==> flow/design.v <==
module matvec_mul #(
    parameter R=8, C=8, W_X=8, W_K=8,
    localparam DEPTH = $clog2(C),
               W_M = W_X + W_K,
               W_Y = W_M + DEPTH
  )(  
    input  logic clk, cen,
    input  logic signed [R-1:0][C-1:0][W_K-1:0] k,
    input  logic signed        [C-1:0][W_X-1:0] x, 
    output logic signed        [R-1:0][W_Y-1:0] y
  );
  localparam C_PAD = 2**$clog2(C);
  logic signed [W_Y-1:0] tree [R][DEPTH+1][C_PAD];  
  logic signed [C_PAD-1:0][W_X-1:0] x_pad;
  logic signed [R-1:0][C_PAD-1:0][W_K-1:0] k_pad;      
  always_comb begin
    x_pad = '0;
    k_pad = '0;
    for (int i = 0; i < C; i++) begin
      x_pad[i] = x[i];
    end
    for (int i = 0; i < R; i++) begin
      for (int j = 0; j < C; j++) begin
        k_pad[i][j] = k[i][j];
      end
    end
  end
  genvar r, c, d, a;
  for (r=0; r<R; r=r+1) begin
    for (c=0; c<C_PAD; c=c+1)
      always_ff @(posedge clk)   
        if (cen) tree[r][0][c] <= $signed(k_pad[r][c]) * $signed(x_pad[c]);
    for (d=0; d<DEPTH; d=d+1)
      for (a=0; a<C_PAD/2**(d+1); a=a+1)
        always_ff @(posedge clk)   
          if (cen) tree[r][d+1][a] <= tree[r][d][2*a] + tree[r][d][2*a+1];
    assign y[r] = tree[r][DEPTH][0];
  end
endmodule
module axis_matvec_mul #(
    parameter R=8, C=8, W_X=4, W_K=3,
    localparam W_Y = W_X + W_K + $clog2(C)
)(
    input  logic clk, rstn,
    output logic s_axis_kx_tready,
    input  logic s_axis_kx_tvalid,
    input  logic [R*C*W_K + C*W_X -1:0] s_axis_kx_tdata,
    input  logic m_axis_y_tready,
    output logic m_axis_y_tvalid,
    output logic [R*W_Y-1:0] m_axis_y_tdata
);
    typedef enum logic [2:0] {
        IDLE,
        LOAD_DATA,
        COMPUTING,
        RESULT_READY
    } state_t;
    state_t state, next_state;
    logic [R-1:0][C-1:0][W_K-1:0] k_reg;
    logic [C-1:0][W_X-1:0] x_reg;
    logic [R*W_Y-1:0] y_reg;
    logic computing;
    logic [$clog2(C+2)-1:0] compute_counter;
    always_ff @(posedge clk or negedge rstn) begin
        if (!rstn) begin
            state <= IDLE;
        end else begin
            state <= next_state;
        end
    end
    matvec_mul #(
        .R(R), .C(C), .W_X(W_X), .W_K(W_K)
    ) MATVEC (
        .clk(clk),
        .cen(computing),
        .k(k_reg),
        .x(x_reg),
        .y(y_reg)
    );
    always_comb begin
        next_state = state;
        case (state)
            IDLE: 
                if (s_axis_kx_tvalid && s_axis_kx_tready)
                    next_state = LOAD_DATA;
            LOAD_DATA:
                next_state = COMPUTING;
            COMPUTING: 
                if (compute_counter == C+1)
                    next_state = RESULT_READY;
            RESULT_READY:
                if (m_axis_y_tready)
                    next_state = IDLE;
        endcase
    end
    always_ff @(posedge clk or negedge rstn) begin
        if (!rstn) begin
            k_reg <= '0;
            x_reg <= '0;
            computing <= 1'b0;
            compute_counter <= '0;
            m_axis_y_tvalid <= 1'b0;
            m_axis_y_tdata <= '0;
        end else begin
            case (state)
                IDLE: begin
                    compute_counter <= '0;
                    computing <= 1'b0;
                    if (s_axis_kx_tvalid && s_axis_kx_tready) begin
                        for (int r = 0; r < R; r++) begin
                            for (int c = 0; c < C; c++) begin
                                k_reg[r][c] <= s_axis_kx_tdata[(r*C + c)*W_K +: W_K];
                            end
                        end
                        for (int c = 0; c < C; c++) begin
                            x_reg[c] <= s_axis_kx_tdata[R*C*W_K + c*W_X +: W_X];
                        end
                    end
                end
                LOAD_DATA: begin
                    computing <= 1'b1;
                end
                COMPUTING: begin
                    compute_counter <= compute_counter + 1;
                    if (compute_counter == C+1) begin
                        m_axis_y_tdata <= y_reg;
                        m_axis_y_tvalid <= 1'b1;
                        computing <= 1'b0;
                    end
                end
                RESULT_READY: begin
                    if (m_axis_y_tready) begin
                        m_axis_y_tvalid <= 1'b0;
                    end
                end
            endcase
        end
    end
    assign s_axis_kx_tready = (state == IDLE);
endmodule
# --- Reports on axis_matvec_mul ---
# Tool output for the design above, in the order of the flow.
# Line numbers count from 1 in the design file above.
design:
  design: "axis_matvec_mul"
  clock: "clk"
  library: "sky130hd"
  pvt_corner: "tt_025C_1v80"

# --- Elaborated design ---
# Yosys after proc, flatten, opt, wreduce and memory -nomap, before mapping. Print and check cells are not counted. Equal cells are merged and count once.
bits:
  latchBits: 0
  inputBits: 228
  output_inout_bits: 82
  clocked_rd_ports_x_width: 0
  ram_bits: 0
  n_memories: 0
  reg_bits: 1513
  elab_cells: 346
  rom_bits: 0
classes:
  n_mul: 64
  compare: 0
  eq_ne: 7
  reduce_logical: 11
  bitwise: 0
  shift: 0
  mux: 10
  n_addsub: 57
  n_div: 0
ops:
  columns: ["op", "count"]
  rows:
  - ["3-bit by 4-bit multiplier with 7-bit output", 64]
  - ["10-bit adder", 56]
  - ["3-bit case mux with 4-bit select", 1]
  - ["3-bit 2-to-1 mux", 3]
  - ["4-bit case mux with 2-bit select", 1]
  - ["2-bit inequality test with constant B", 3]
  - ["2-bit AND reduction", 3]
  - ["3-bit by 2-bit equality test with 1-bit output with constant B", 2]
  - ["2-bit nonzero test", 2]
  - ["4-bit by 1-bit adder with 4-bit output with constant B", 1]
  - ["4-bit equality test with constant B", 1]
  - ["4-bit AND reduction", 1]
  - ["4-bit nonzero test", 1]
  - ["3-bit by 1-bit equality test with 1-bit output with constant B", 1]
  - ["3-bit logical NOT", 1]
  - ["3-bit AND reduction", 1]
  - ["3-bit nonzero test", 1]
  - ["1-bit case mux with 3-bit select", 1]
  - ["1-bit 2-to-1 mux", 3]
  - ["1-bit case mux with 2-bit select", 1]
  - ["1-bit logical AND", 1]

# --- Depth ---
# Longest topological path by Yosys (ltp), each cell counted once; first at word level (registers and memories cut), then after technology mapping (sequential cells cut; the memories' decode and read muxes count).
depth:
  word_depth: 4
  ABC_AREA: 0
  depth_mapped: 11
  mapped_depth_nobuf: 9

# --- Netlist ---
# Yosys stat after the flow's synthesis: flattened, memories mapped to cells. It holds for the ABC_AREA given above (unset counts as 0); a run with the other value may have another netlist.
# The area totals of this step are shown rounded.
synth_totals:
  seq_area_um2: 38000
  ff_cells: 1322
  buf_cells: 153
  stdcells: 6836
  mapped_area_um2: 83000
types:
  columns: ["cell", "count", "type_area_um2"]
  rows:
  - ["sky130_fd_sc_hd__edfxtp_1", 1008, 3.03E+04]
  - ["sky130_fd_sc_hd__ha_1", 971, 1.21E+04]
  - ["sky130_fd_sc_hd__dfrtp_1", 313, 7.83E+03]
  - ["sky130_fd_sc_hd__fa_1", 324, 6.49E+03]
  - ["sky130_fd_sc_hd__xnor2_1", 475, 4160.24]
  - ["sky130_fd_sc_hd__mux2_2", 296, 3.33E+03]
  - ["sky130_fd_sc_hd__inv_1", 656, 2.46E+03]
  - ["sky130_fd_sc_hd__and2_1", 310, 1939.36]
  - ["sky130_fd_sc_hd__a21oi_1", 323, 1616.55]
  - ["sky130_fd_sc_hd__xor2_1", 156, 1366.31]
  - ["sky130_fd_sc_hd__nand2_1", 346, 1.3E+03]
  - ["sky130_fd_sc_hd__a21o_1", 172, 1.29E+03]
  - ["sky130_fd_sc_hd__nor2_1", 323, 1.21E+03]
  - ["sky130_fd_sc_hd__nor2b_1", 161, 1.01E+03]
  - ["sky130_fd_sc_hd__nand2b_1", 139, 869.584]
  - ["sky130_fd_sc_hd__o21ai_0", 166, 830.797]
  - ["sky130_fd_sc_hd__nand3_1", 104, 520.499]
  - ["sky130_fd_sc_hd__a31o_2", 52, 455.437]
# Other cell types: 40; their cells: 541.
# The figures by module come from a second, unflattened synthesis with its own total; it is not the netlist above.
hier_totals:
  hier_cells: 6853
  hier_area_um2: 83000
# Each row is one instance without its submodules.
modules:
  columns: ["mod", "n_inst", "seq_area_um2", "mod_area_um2", "cells"]
  rows:
  - ["matvec_mul", 1, 30000, 71000, 6168]
  - ["axis_matvec_mul", 1, 7900, 12000, 685]

# --- Path before layout ---
# OpenSTA on the mapped netlist: ideal clock, no wires. The path of least setup slack (recovery checks aside). Input and output delay are each 20% of the period. Register names are those of the netlist, which keeps one name where synthesis merged equal registers.
synth_path:
  path_kind: "register -> register"
  from: "register (no name shown)"
  to: "register computing"
  path_buffers: 0
  path_slack_ns: -14.598
  arrival_time_ns: 22.421
  clock_period_ns: 8.0
  required_ns: 7.823
  path_stages: 3
  setup_ns: 0.177
  t_first_pin_ns: 0.000
  delay_ns: 22.598
  synth_period_reached_ns: 22.598
# "delay_ns" = arrival - input delay + setup time.
# "path_stages" counts driving pins, that of a launching flip-flop among them; a cell with two outputs on the path counts twice.
# "synth_period_reached_ns" is the clock period less the worst setup slack; recovery checks do not enter. This is arithmetic on one report: input and output delays are still those of the set period (20% each).
# At most two assigning lines are given for a register; there are more.
synth_between:
  cell_sequence: "sky130_fd_sc_hd__dfrtp_1 sky130_fd_sc_hd__a21oi_1 sky130_fd_sc_hd__o221ai_1"
synth_rtl:
  columns: ["element", "line", "text"]
  rows:
  - ["end: assignment", 100, "computing <= 1'b0;"]
  - ["end: assignment", 108, "computing <= 1'b0;"]
  - ["end: declaration", 62, "logic computing;"]
# No chain of elaborated cells between the ends is given.

# --- Path in the finished layout ---
# Path of least setup slack in the final report of run 1 (OpenROAD, finished layout, wires in). Where an end is a register, its clock arrival counts in the times.
layout_path:
  path_kind: "register -> register"
  from: "register x_reg"
  to: "register MATVEC.tree"
  arrival_time_ns: 3.88
  required_ns: 5.16
  setup_ns: 0.24
  t_first_pin_ns: 0.78
  path_buffers: 0
  path_stages: 8
  clock_period_ns: 4.62
  path_slack_ns: 1.28
# Where an end lacks its bit number, it is one bit of the signal, or one of the new flip-flops if synthesis recoded a state register.
# The rows between start and end are the longest chain of elaborated cells between them; the timing report does not say that the signal goes this way. Where chains are equally long, one stands for them.
# Each line given opens the expression or statement behind the cell; cells for indexed reads and writes are added by Yosys, which also makes memories of some case tables.
layout_between:
  cell_sequence: "sky130_fd_sc_hd__dfrtp_1 sky130_fd_sc_hd__nand2_1 sky130_fd_sc_hd__fa_1 sky130_fd_sc_hd__inv_1 sky130_fd_sc_hd__fa_1 sky130_fd_sc_hd__ha_1 sky130_fd_sc_hd__fa_1 sky130_fd_sc_hd__xor2_1"
  elab_chain_cells: 1
  cone_cells: 1
  cone_lines: 1
  classes_between: "1 x mul"
layout_rtl:
  columns: ["element", "line", "text"]
  rows:
  - ["start: declaration", 60, "logic [C-1:0][W_X-1:0] x_reg;"]
  - ["start: assignment", 99, "x_reg <= '0;"]
  - ["start: assignment", 116, "x_reg[c] <= s_axis_kx_tdata[R*C*W_K + c*W_X +: W_X];"]
  - ["3-bit by 4-bit multiplier with 7-bit output", 32, "if (cen) tree[r][0][c] <= $signed(k_pad[r][c]) * $signed(x_pad[c]);"]
  - ["end: assignment", 32, null]
  - ["end: declaration", 13, "logic signed [W_Y-1:0] tree [R][DEPTH+1][C_PAD];"]

# axis_matvec_mul through Yosys and OpenROAD on sky130hd: 6 stored runs, unordered, with their settings and measured results. The constraints put input and output delay at 20% of the set period each and load the outputs with 0.01 pF.
# "clock_period_reached_ns": clock period set for the run, less the worst setup slack. It is reckoned from that one timing run; input and output delays stay at 20% of the period that was set.
# "timing.worst_path_ns": the worst setup path's part of the clock period (all of it between registers, 20% less for each end at a port) less its slack. A launch clock that arrives late makes it longer, a capture clock that arrives late makes it shorter.
# Results are given in rounded form.
runs:
  - name: "run 1"
    settings:
      CORE_UTILIZATION: 40
      period_ns: 4.62
      CAP_MARGIN: 20
      CORE_MARGIN: 2
      SLEW_MARGIN: 20
    results:
      synth_area_um2: 83000
      die_um2: 210000
      final_stdcell_area_um2: 95000
      utilization_pct: 46
      worst_setup_slack_ns: 1.3
      fin_tns_ns: 0.000
      clock_period_reached_ns: 3.345
      timing.worst_path_ns: 3.34
      critical_path_kind: "register -> register"
  - name: "run 2"
    settings:
      CAP_MARGIN: 20
      CELL_PAD_IN_SITES_DETAIL_PLACEMENT: 2
      CELL_PAD_IN_SITES_GLOBAL_PLACEMENT: 3
      CORE_ASPECT_RATIO: 0.52
      CORE_UTILIZATION: 41
      CTS_CLUSTER_DIAMETER: 372
      CTS_CLUSTER_SIZE: 29
      HOLD_SLACK_MARGIN: 0.15
      MAX_ROUTING_LAYER: "met4"
      MIN_ROUTING_LAYER: "met2"
      SETUP_SLACK_MARGIN: 0.89
      period_ns: 8.0
      CORE_MARGIN: 2
      SLEW_MARGIN: 20
    results:
      synth_area_um2: 83000
      die_um2: 210000
      final_stdcell_area_um2: 91000
      utilization_pct: 45
      worst_setup_slack_ns: 4.4
      fin_tns_ns: 0.000
      clock_period_reached_ns: 3.563
      timing.worst_path_ns: 3.56
      critical_path_kind: "register -> register"
  - name: "run 3"
    settings:
      CAP_MARGIN: 5
      CELL_PAD_IN_SITES_DETAIL_PLACEMENT: 2
      CORE_ASPECT_RATIO: 0.83
      CORE_UTILIZATION: 41
      CTS_CLUSTER_DIAMETER: 372
      HOLD_SLACK_MARGIN: 0.15
      MAX_ROUTING_LAYER: "met4"
      MIN_ROUTING_LAYER: "met2"
      period_ns: 8.0
      CORE_MARGIN: 2
      SLEW_MARGIN: 20
    results:
      synth_area_um2: 83000
      die_um2: 210000
      final_stdcell_area_um2: 94000
      utilization_pct: 47
      worst_setup_slack_ns: 4.3
      fin_tns_ns: 0.000
      clock_period_reached_ns: 3.722
      timing.worst_path_ns: 3.72
      critical_path_kind: "register -> register"
  - name: "run 4"
    settings:
      CAP_MARGIN: 5
      CELL_PAD_IN_SITES_DETAIL_PLACEMENT: 2
      CORE_ASPECT_RATIO: 0.83
      CORE_UTILIZATION: 41
      HOLD_SLACK_MARGIN: 0.15
      MIN_ROUTING_LAYER: "met2"
      SETUP_SLACK_MARGIN: 0.53
      period_ns: 8.0
      CORE_MARGIN: 2
      SLEW_MARGIN: 20
    results:
      synth_area_um2: 83000
      die_um2: 210000
      final_stdcell_area_um2: 94000
      utilization_pct: 47
      worst_setup_slack_ns: 4.0
      fin_tns_ns: 0.000
      clock_period_reached_ns: 4.033
      timing.worst_path_ns: 4.03
      critical_path_kind: "register -> register"
  - name: "run 5"
    settings:
      CAP_MARGIN: 35
      CELL_PAD_IN_SITES_DETAIL_PLACEMENT: 2
      CELL_PAD_IN_SITES_GLOBAL_PLACEMENT: 3
      CORE_ASPECT_RATIO: 1.65
      CORE_UTILIZATION: 27
      CTS_CLUSTER_DIAMETER: 135
      GPL_ROUTABILITY_DRIVEN: 0
      GPL_TIMING_DRIVEN: 1
      MAX_ROUTING_LAYER: "met4"
      MIN_ROUTING_LAYER: "met2"
      PLACE_DENSITY_LB_ADDON: 0.29
      SETUP_SLACK_MARGIN: 0.23
      SLEW_MARGIN: 15
      period_ns: 2.75
      CORE_MARGIN: 2
    results:
      synth_area_um2: 83000
      die_um2: 310000
      final_stdcell_area_um2: 110000
      utilization_pct: 35
      worst_setup_slack_ns: -0.052
      fin_tns_ns: -0.20
      clock_period_reached_ns: 2.802
      timing.worst_path_ns: 2.80
      critical_path_kind: "register -> register"
  - name: "run 6"
    settings:
      CAP_MARGIN: 20
      CELL_PAD_IN_SITES_DETAIL_PLACEMENT: 2
      CELL_PAD_IN_SITES_GLOBAL_PLACEMENT: 3
      CORE_ASPECT_RATIO: 0.52
      CORE_MARGIN: 10
      CORE_UTILIZATION: 41
      CTS_CLUSTER_DIAMETER: 372
      CTS_CLUSTER_SIZE: 29
      GPL_TIMING_DRIVEN: 0
      HOLD_SLACK_MARGIN: 0.15
      MAX_ROUTING_LAYER: "met4"
      MIN_ROUTING_LAYER: "met2"
      PLACE_DENSITY_LB_ADDON: 0.21
      SETUP_SLACK_MARGIN: 0.89
      period_ns: 8.0
      SLEW_MARGIN: 20
    results:
      synth_area_um2: 83000
      die_um2: 220000
      final_stdcell_area_um2: 92000
      utilization_pct: 46
      worst_setup_slack_ns: 2.9
      fin_tns_ns: 0.000
      clock_period_reached_ns: 5.132
      timing.worst_path_ns: 5.13
      critical_path_kind: "register -> register"
